==> flow/design.v <==
module Decoder_Unit (
    input [1 : 0] DEC_ALU_FUNC,
    output reg DEC_Arith_Enable, DEC_Logic_Enable, DEC_CMP_Enable, DEC_Shift_Enable
);
always @(*) begin
    DEC_Arith_Enable = 1'b0;
    DEC_Logic_Enable = 1'b0;
    DEC_CMP_Enable   = 1'b0;
    DEC_Shift_Enable = 1'b0;
    case (DEC_ALU_FUNC)
        2'b00: DEC_Arith_Enable = 1'b1;
        2'b01: DEC_Logic_Enable = 1'b1;
        2'b10: DEC_CMP_Enable   = 1'b1;
        2'b11: DEC_Shift_Enable = 1'b1;
        default: begin
            DEC_Arith_Enable = 1'b0;
            DEC_Logic_Enable = 1'b0;
            DEC_CMP_Enable   = 1'b0;
            DEC_Shift_Enable = 1'b0; 
    end
    endcase
end
endmodule
module Arithmetic_Unit #(
    parameter A_WIDTH = 16,
    parameter B_WIDTH = 16
) (
    input clk,rst,
    input [A_WIDTH - 1 : 0] A,
    input [B_WIDTH - 1 : 0] B,
    input [1 : 0] Arith_ALU_FUNC,
    input Arith_Enable,
    output reg [A_WIDTH + B_WIDTH - 1 : 0] Arith_OUT,
    output reg Carry_OUT, Arith_Flag       
);
reg [A_WIDTH + B_WIDTH - 1 : 0] ADD_Signal;
always @(posedge clk or negedge rst) begin
    if(!rst) begin 
        Arith_OUT  <=  'b0;
        Carry_OUT  <= 1'b0; 
        Arith_Flag <= 1'b0; 
end
else begin
    Arith_Flag <= Arith_Enable;
    if(Arith_Enable) begin
        case (Arith_ALU_FUNC)
            2'b00: begin
                if (A_WIDTH >= B_WIDTH) begin
                    Arith_OUT <= A + B;
                    {Carry_OUT,ADD_Signal[A_WIDTH - 1 : 0]} <= A + B;
                end
                else begin
                    Arith_OUT <= A + B;
                    {Carry_OUT,ADD_Signal[B_WIDTH - 1 : 0]} <= A + B;
                end
            end
            2'b01: Arith_OUT <= A - B;
            2'b10: Arith_OUT <= A * B;
            2'b11: Arith_OUT <= (B == 0) ? 'b0 : A / B;
            default: begin
                Arith_OUT <=  'b0;
                Carry_OUT <= 1'b0; 
            end
        endcase 
    end
  end
end
endmodule
module Logic_Unit #(
    parameter A_WIDTH = 16,
    parameter B_WIDTH = 16
) (
    input clk,rst,
    input [A_WIDTH - 1 : 0] A,
    input [B_WIDTH - 1 : 0] B,
    input [1 : 0] Logic_ALU_FUNC,
    input Logic_Enable,
    output reg [A_WIDTH + B_WIDTH - 1 : 0] Logic_OUT,
    output reg Logic_Flag       
);
always @(posedge clk or negedge rst) begin
    if(!rst) begin
    Logic_OUT  <= 16'b0;
    Logic_Flag <= 1'b0;
end
else begin
    Logic_Flag <= Logic_Enable;
    if(Logic_Enable) begin
        case (Logic_ALU_FUNC)
            2'b00: Logic_OUT <=   A & B; 
            2'b01: Logic_OUT <=   A | B;
            2'b10: Logic_OUT <= ~(A & B);
            2'b11: Logic_OUT <= ~(A | B);
            default: begin
                Logic_OUT <= 16'b0;
            end
        endcase
    end
  end
end
endmodule
module CMP_Unit #(
    parameter A_WIDTH = 16,
    parameter B_WIDTH = 16
) (
    input clk,rst,
    input [A_WIDTH - 1 : 0] A,
    input [B_WIDTH - 1 : 0] B,    
    input [1 : 0] CMP_ALU_FUNC,
    input CMP_Enable,
    output reg [A_WIDTH + B_WIDTH - 1 : 0] CMP_OUT,
    output reg CMP_Flag       
);
always @(posedge clk or negedge rst) begin
    if(!rst) begin
       CMP_OUT  <= 16'b0;
       CMP_Flag <= 1'b0;
    end
    else begin
    CMP_Flag <= CMP_Enable;    
    if(CMP_Enable) begin
        case (CMP_ALU_FUNC)
            2'b00: CMP_OUT <= 16'b0; 
            2'b01: begin
                if( A == B)
                CMP_OUT <= 16'b1;
                else
                CMP_OUT <= 16'b0;
            end
            2'b10:begin
                if( A > B)
                CMP_OUT <= 16'b10;
                else
                CMP_OUT <= 16'b0;
            end
            2'b11:begin
                if( A < B)
                CMP_OUT <= 16'b11;
                else
                CMP_OUT <= 16'b0;
            end
            default: begin
                CMP_OUT <= 16'b0;
            end
        endcase
    end
  end
end
endmodule
module Shift_Unit #(
    parameter A_WIDTH = 16,
    parameter B_WIDTH = 16
) (
    input clk,rst,
    input [A_WIDTH - 1 : 0] A,
    input [B_WIDTH - 1 : 0] B,
    input [1 : 0] Shift_ALU_FUNC,
    input Shift_Enable,
    output reg [A_WIDTH + B_WIDTH - 1 : 0] Shift_OUT,
    output reg Shift_Flag       
);
always @(posedge clk or negedge rst) begin
  if(!rst) begin
    Shift_OUT  <= 16'b0;
    Shift_Flag <= 1'b0;
end
else begin
    Shift_Flag <= Shift_Enable;
    if(Shift_Enable) begin
        case (Shift_ALU_FUNC)
            2'b00: Shift_OUT <= A >> 1; 
            2'b01: Shift_OUT <= A << 1;
            2'b10: Shift_OUT <= B >> 1;
            2'b11: Shift_OUT <= B << 1;
            default: begin
                Shift_OUT <= 16'b0;
            end
        endcase
    end
  end
end
endmodule
module alu_top #(
    parameter A_WIDTH_TOP = 16,
    parameter B_WIDTH_TOP = 16
) (
    input   CLK,rst,
    input   [3 : 0] ALU_FUNC,
    input   [A_WIDTH_TOP - 1 : 0] A,
    input   [B_WIDTH_TOP - 1 : 0] B,
    output  [A_WIDTH_TOP + B_WIDTH_TOP - 1 : 0] Arith_OUT, Logic_OUT, CMP_OUT,Shift_OUT,
    output  Carry_OUT, Arith_Flag, Logic_Flag, CMP_Flag, Shift_Flag
);
wire Arith_EN, Logic_EN, CMP_EN, Shift_EN;
Decoder_Unit U0 (
    .DEC_ALU_FUNC(ALU_FUNC[3 : 2]),
    .DEC_Arith_Enable(Arith_EN),
    .DEC_Logic_Enable(Logic_EN),
    .DEC_CMP_Enable  (CMP_EN),
    .DEC_Shift_Enable(Shift_EN)
);
Arithmetic_Unit #(.A_WIDTH(A_WIDTH_TOP), .B_WIDTH(B_WIDTH_TOP)) U1 (
    .clk(CLK),
    .rst(rst),
    .A(A),
    .B(B),
    .Arith_ALU_FUNC(ALU_FUNC[1 : 0]),
    .Arith_Enable(Arith_EN),
    .Arith_OUT(Arith_OUT),
    .Carry_OUT(Carry_OUT),
    .Arith_Flag(Arith_Flag)
);
Logic_Unit #(.A_WIDTH(A_WIDTH_TOP), .B_WIDTH(B_WIDTH_TOP)) U2 (
    .clk(CLK),
    .rst(rst),
    .A(A),
    .B(B),
    .Logic_ALU_FUNC(ALU_FUNC[1 : 0]),
    .Logic_Enable(Logic_EN),
    .Logic_OUT(Logic_OUT),
    .Logic_Flag(Logic_Flag)
);
CMP_Unit #(.A_WIDTH(A_WIDTH_TOP), .B_WIDTH(B_WIDTH_TOP)) U3 (
    .clk(CLK),
    .rst(rst),
    .A(A),
    .B(B),
    .CMP_ALU_FUNC(ALU_FUNC[1 : 0]),
    .CMP_Enable(CMP_EN),
    .CMP_OUT(CMP_OUT),
    .CMP_Flag(CMP_Flag)
);
Shift_Unit #(.A_WIDTH(A_WIDTH_TOP), .B_WIDTH(B_WIDTH_TOP)) U4 (
    .clk(CLK),
    .rst(rst),
    .A(A),
    .B(B),
    .Shift_ALU_FUNC(ALU_FUNC[1 : 0]),
    .Shift_Enable(Shift_EN),
    .Shift_OUT(Shift_OUT),
    .Shift_Flag(Shift_Flag)
);
endmodule
### Step by step through the tools: alu_top

The steps from the RTL of alu_top to its reports follow in flow order.
Line numbers count from 1 in the design file above.
Operators carry their Yosys type and port widths (W data, S select, Z words).
Cell names lack the library's common part.
Not given: -

* top: alu_top
* clock input: CLK
* cell library: sky130hd
* library corner: tt_025C_1v80

### Word-level counts

Counts by Yosys on the flattened word-level netlist (proc, flatten, opt, wreduce; memories kept). Register bits leave out memories and registers merged into their read ports (data or address). Print and check cells are left out.

* bitwise logic cells: 4
* div/mod/pow operators: 1
* add/subtract/negate cells: 3
* mux-type cells: 12
* reduce/logical cells: 8
* equality and inequality tests: 7
* magnitude comparators: 2
* multiply operators: 1

Operator list (count)
* $div A16 B16 Y32: 1
* $mul A16 B16 Y32: 1
* $pmux W32 S4: 4
* $not A32 Y32: 2
* $add A16 B16 Y17: 2
* $mux W32: 1
* $sub A16 B16 Y17: 1
* $gt A16 B16 Y1: 1
* $lt A16 B16 Y1: 1
* $eq A16 B16 Y1: 1
* $and A16 B16 Y16: 1
* $or A16 B16 Y16: 1
* $logic_not A16 Y1: 1
* $reduce_or A3 Y1: 4
* $eq A2 B2 Y1 const B: 4
* $pmux W1 S2: 4
* $eq A2 B1 Y1 const B: 2
* $logic_not A2 Y1: 2
* $mux W2: 2
* $reduce_and A2 Y1: 1
* $mux W1: 1

* output and inout bits: 133
* bits in registers: 133
* elaborated cells: 47

### Depth

Longest topological path by Yosys (ltp), each cell counted once; first at word level (registers and memories cut), then after technology mapping (sequential cells cut; the memories' decode and read muxes count).

* depth in word-level cells: 4
* ABC_AREA: 1
* mapped depth: 667

### Netlist

Yosys stat after the flow's synthesis: flattened, memories mapped to cells. It holds for the ABC_AREA given above (unset counts as 0); a run with the other value may have another netlist.

Cells by type (count)
* ha_1: 546
* nand2_1: 1410
* fa_1: 196
* inv_1: 935
* o21ai_0: 374
* dfrtp_1: 73
* a21oi_1: 346
* xor2_1: 194
* nand3_1: 232
* nor2_1: 273
* xnor2_1: 97
* nand3_2: 53
* buf_4: 68
* nand2_2: 73
* nand4_1: 71
* clkbuf_1: 117
* or2_2: 64
* o21bai_1: 42

Other cell types: 60; their cells: 582.

* mapped flip-flops: 73
* chip area (Yosys): 37213.2 um^2
* cell count: 5746
* sequential part of the area: 1826.8 um^2

### Path before layout

OpenSTA on the mapped netlist: ideal clock, no wires. The path of least setup slack (recovery checks aside). Input and output delay are each 20% of the period. Register names are those of the netlist, which keeps one name where synthesis merged equal registers.

* path kind: input to register
* start: input B[5]
* end: register U1.Arith_OUT[0]
* input delay: 26000 ps
* period: 130000 ps
* slack: 21784 ps
* path delay: 82216 ps
* data arrival time: 108096 ps
* stages on the path: 647
* synthesis period reached: 108216 ps

"path delay" = arrival - input delay + setup time.
"stages on the path": output pins that drive a net of the path, with the launching flip-flop's if there is one; two outputs of one cell count as two.
"synthesis period reached" = period - worst setup slack (recovery checks aside). The figure is calculated, with input and output delays left at 20% of the set period.
The rows between start and end are the longest chain of elaborated cells between them; the timing report does not say that the signal goes this way. Where chains are equally long, one stands for them.
Each line given opens the expression or statement behind the cell; cells for indexed reads and writes are added by Yosys, which also makes memories of some case tables.
A register here has more assigning lines than the two given.

* cells stage by stage: buf_2 -> inv_1 -> nand3_1 -> nor2_1 -> nand3_1 -> nand2_1 -> nand2_1 -> inv_1 -> ha_1 -> inv_1 -> nor3_1 -> nand4_1 -> a21oi_1 -> ha_1 -> inv_1 -> o21bai_1 -> a21o_1 -> nand3_4 -> [611 not listed] -> a21oi_1 -> o21bai_1 -> a21oi_1 -> o21bai_1 -> a21oi_1 -> o21ai_0 -> a21oi_1 -> nor2_1 -> a211oi_1 -> nand2_1 -> nor2_1 -> nand2_1 -> nor2_1 -> nand2_1 -> nand2_1 -> nand2_1 -> nand2_1 -> nand2_1
* cells in the longest elaborated chain: 3

Ends and longest elaborated chain, post-synthesis
* start, declared: RTL line 190 `input   [B_WIDTH_TOP - 1 : 0] B,`
* $div A16 B16 Y32: RTL line 59 `2'b11: Arith_OUT <= (B == 0) ? 'b0 : A / B;`
* $mux W32: RTL line 59
* $pmux W32 S4: RTL line 46 `case (Arith_ALU_FUNC)`
* end, assigned: RTL line 49 `Arith_OUT <= A + B;`
* end, assigned: RTL line 53 `Arith_OUT <= A + B;`
* end, declared: RTL line 33 `output reg [A_WIDTH + B_WIDTH - 1 : 0] Arith_OUT,`

### Timing after layout

From the final timing report of flow run A: the path of least setup slack in the routed layout; clock arrival at registers is part of the times.
The report prints the path's times to 10 ps; the period is as set.

* path kind: input to register
* start: input B[3]
* end: register U1.Arith_OUT[0]
* stages on the path: 629
* slack: 26450 ps
* input delay: 33200 ps
* period: 166000 ps
* data arrival time: 139840 ps

The rows between start and end are the longest chain of elaborated cells between them; the timing report does not say that the signal goes this way. Where chains are equally long, one stands for them.
A register here has more assigning lines than the two given.

* cells stage by stage: clkdlybuf4s50_1 -> buf_2 -> clkinv_2 -> nand2_1 -> nor2_1 -> nand2_1 -> nor2_1 -> nand3_1 -> nand2_1 -> nand2_1 -> inv_1 -> ha_1 -> inv_1 -> nor3_1 -> nand4_1 -> a21oi_1 -> ha_1 -> inv_1 -> [593 not listed] -> a21oi_1 -> o21bai_1 -> a21oi_1 -> o21bai_1 -> a21oi_1 -> o21ai_0 -> a21oi_1 -> nor2_1 -> a211oi_1 -> nand2_1 -> nor2_1 -> nand2_1 -> nor2_1 -> nand2_1 -> nand2_1 -> nand2_1 -> nand2_1 -> nand2_1
* cells in the longest elaborated chain: 3

Ends and longest elaborated chain, after layout
* start, declared: RTL line 190 `input   [B_WIDTH_TOP - 1 : 0] B,`
* $div A16 B16 Y32: RTL line 59 `2'b11: Arith_OUT <= (B == 0) ? 'b0 : A / B;`
* $mux W32: RTL line 59
* $pmux W32 S4: RTL line 46 `case (Arith_ALU_FUNC)`
* end, assigned: RTL line 49 `Arith_OUT <= A + B;`
* end, assigned: RTL line 53 `Arith_OUT <= A + B;`
* end, declared: RTL line 33 `output reg [A_WIDTH + B_WIDTH - 1 : 0] Arith_OUT,`

Hand-over note for alu_top

Measured results for alu_top: 4 stored runs of the Yosys and OpenROAD flow on sky130hd. The settings differ; the order carries no meaning. The constraints put input and output delay at 20% of the set period each and load the outputs with 0.01 pF.
"period achieved" means the clock period less the worst setup slack. The figure is calculated, with input and output delays left at 20% of the set period.
"time used up by the worst setup path" = time allowed to the worst setup path (clock period - input delay - output delay, where it has them) - its slack; a late launch clock adds to it, a late capture clock takes from it.
"time used up by the worst setup path" is given in steps of 10 ps.

### Flow run A

==> flow/run.sh <==
#!/bin/bash
# the make line also repeats the synthesis and layout settings of config.mk as NAME=value (left out here)
make -C /OpenROAD-flow-scripts/flow DESIGN_CONFIG=/design/flow/config.mk WORK_HOME=/design/flow/orfs CLKGATE_MAP_FILE= finish
==> flow/config.mk <==
export PLATFORM = sky130hd
export DESIGN_NAME = alu_top
export DESIGN_NICKNAME = alu_top
export VERILOG_FILES = /design/flow/design.v
export SDC_FILE = /design/flow/constraint.sdc
export NUM_CORES = 4
export LEC_CHECK = 0
export ABC_AREA = 1
export CAP_MARGIN = 15
export CORE_ASPECT_RATIO = 0.57
export CORE_MARGIN = 8
export CORE_UTILIZATION = 35
export CTS_CLUSTER_DIAMETER = 212
export CTS_CLUSTER_SIZE = 93
export GPL_ROUTABILITY_DRIVEN = 0
export GPL_TIMING_DRIVEN = 0
export MIN_ROUTING_LAYER = met1
export PLACE_DENSITY = 0.41
export SETUP_SLACK_MARGIN = 5.0
export SLEW_MARGIN = 0
export TNS_END_PERCENT = 25
==> flow/constraint.sdc <==
create_clock -name core_clock -period 166.0 [get_ports {CLK}]
set_input_delay 33.2000 -clock core_clock [delete_from_list [all_inputs] [get_ports {CLK}]]
set_output_delay 33.2000 -clock core_clock [all_outputs]
set_load 0.01 [all_outputs]

Results of flow run A:
- Die footprint: 117429.0 um^2
- Standard-cell area after routing: 41075.6 um^2
- Period achieved: 139547 ps
- Time used up by the worst setup path: 106350 ps
- Worst path kind: input to register
- Total negative slack on setup checks: 0 ps
- Synthesized cell area: 37213.2 um^2
- Setup slack of the worst path: 26453 ps

### Flow run B

==> flow/run.sh <==
#!/bin/bash
# the make line also repeats the synthesis and layout settings of config.mk as NAME=value (left out here)
make -C /OpenROAD-flow-scripts/flow DESIGN_CONFIG=/design/flow/config.mk WORK_HOME=/design/flow/orfs CLKGATE_MAP_FILE= finish
==> flow/config.mk <==
export PLATFORM = sky130hd
export DESIGN_NAME = alu_top
export DESIGN_NICKNAME = alu_top
export VERILOG_FILES = /design/flow/design.v
export SDC_FILE = /design/flow/constraint.sdc
export NUM_CORES = 4
export LEC_CHECK = 0
export CAP_MARGIN = 20
export CORE_ASPECT_RATIO = 1.36
export CORE_MARGIN = 3
export CORE_UTILIZATION = 40
export GPL_TIMING_DRIVEN = 0
export MAX_ROUTING_LAYER = met4
export SLEW_MARGIN = 20
export TNS_END_PERCENT = 15
==> flow/constraint.sdc <==
create_clock -name core_clock -period 178.0 [get_ports {CLK}]
set_input_delay 35.6000 -clock core_clock [delete_from_list [all_inputs] [get_ports {CLK}]]
set_output_delay 35.6000 -clock core_clock [all_outputs]
set_load 0.01 [all_outputs]

Results of flow run B:
- Die footprint: 93890.5 um^2
- Standard-cell area after routing: 39634.3 um^2
- Period achieved: 141666 ps
- Time used up by the worst setup path: 106070 ps
- Worst path kind: input to register
- Total negative slack on setup checks: 0 ps
- Synthesized cell area: 36083.4 um^2
- Setup slack of the worst path: 36334 ps

### Flow run C

==> flow/run.sh <==
#!/bin/bash
# the make line also repeats the synthesis and layout settings of config.mk as NAME=value (left out here)
make -C /OpenROAD-flow-scripts/flow DESIGN_CONFIG=/design/flow/config.mk WORK_HOME=/design/flow/orfs CLKGATE_MAP_FILE= finish
==> flow/config.mk <==
export PLATFORM = sky130hd
export DESIGN_NAME = alu_top
export DESIGN_NICKNAME = alu_top
export VERILOG_FILES = /design/flow/design.v
export SDC_FILE = /design/flow/constraint.sdc
export NUM_CORES = 4
export LEC_CHECK = 0
export CAP_MARGIN = 20
export CORE_ASPECT_RATIO = 1.36
export CORE_MARGIN = 8
export CORE_UTILIZATION = 40
export GPL_TIMING_DRIVEN = 0
export HOLD_SLACK_MARGIN = 0.02
export MAX_ROUTING_LAYER = met4
export MIN_ROUTING_LAYER = met2
export SLEW_MARGIN = 20
export TNS_END_PERCENT = 15
==> flow/constraint.sdc <==
create_clock -name core_clock -period 178.0 [get_ports {CLK}]
set_input_delay 35.6000 -clock core_clock [delete_from_list [all_inputs] [get_ports {CLK}]]
set_output_delay 35.6000 -clock core_clock [all_outputs]
set_load 0.01 [all_outputs]

Results of flow run C:
- Die footprint: 100189.0 um^2
- Standard-cell area after routing: 39681.8 um^2
- Period achieved: 144190 ps
- Time used up by the worst setup path: 108590 ps
- Worst path kind: input to register
- Total negative slack on setup checks: 0 ps
- Synthesized cell area: 36083.4 um^2
- Setup slack of the worst path: 33810 ps

### Flow run D

==> flow/run.sh <==
#!/bin/bash
# the make line also repeats the synthesis and layout settings of config.mk as NAME=value (left out here)
make -C /OpenROAD-flow-scripts/flow DESIGN_CONFIG=/design/flow/config.mk WORK_HOME=/design/flow/orfs CLKGATE_MAP_FILE= finish
==> flow/config.mk <==
export PLATFORM = sky130hd
export DESIGN_NAME = alu_top
export DESIGN_NICKNAME = alu_top
export VERILOG_FILES = /design/flow/design.v
export SDC_FILE = /design/flow/constraint.sdc
export NUM_CORES = 4
export LEC_CHECK = 0
export ABC_AREA = 0
export CAP_MARGIN = 15
export CORE_MARGIN = 2
export CORE_UTILIZATION = 35
export CTS_CLUSTER_DIAMETER = 261
export CTS_CLUSTER_SIZE = 93
export MIN_ROUTING_LAYER = met2
export PLACE_DENSITY = 0.41
export SETUP_SLACK_MARGIN = 5.0
export SLEW_MARGIN = 0
export TNS_END_PERCENT = 25
==> flow/constraint.sdc <==
create_clock -name core_clock -period 166.0 [get_ports {CLK}]
set_input_delay 33.2000 -clock core_clock [delete_from_list [all_inputs] [get_ports {CLK}]]
set_output_delay 33.2000 -clock core_clock [all_outputs]
set_load 0.01 [all_outputs]

Results of flow run D:
- Die footprint: 105680.0 um^2
- Standard-cell area after routing: 39106.3 um^2
- Period achieved: 132852 ps
- Time used up by the worst setup path: 99650 ps
- Worst path kind: input to register
- Total negative slack on setup checks: 0 ps
- Synthesized cell area: 36083.4 um^2
- Setup slack of the worst path: 33148 ps

End of note.
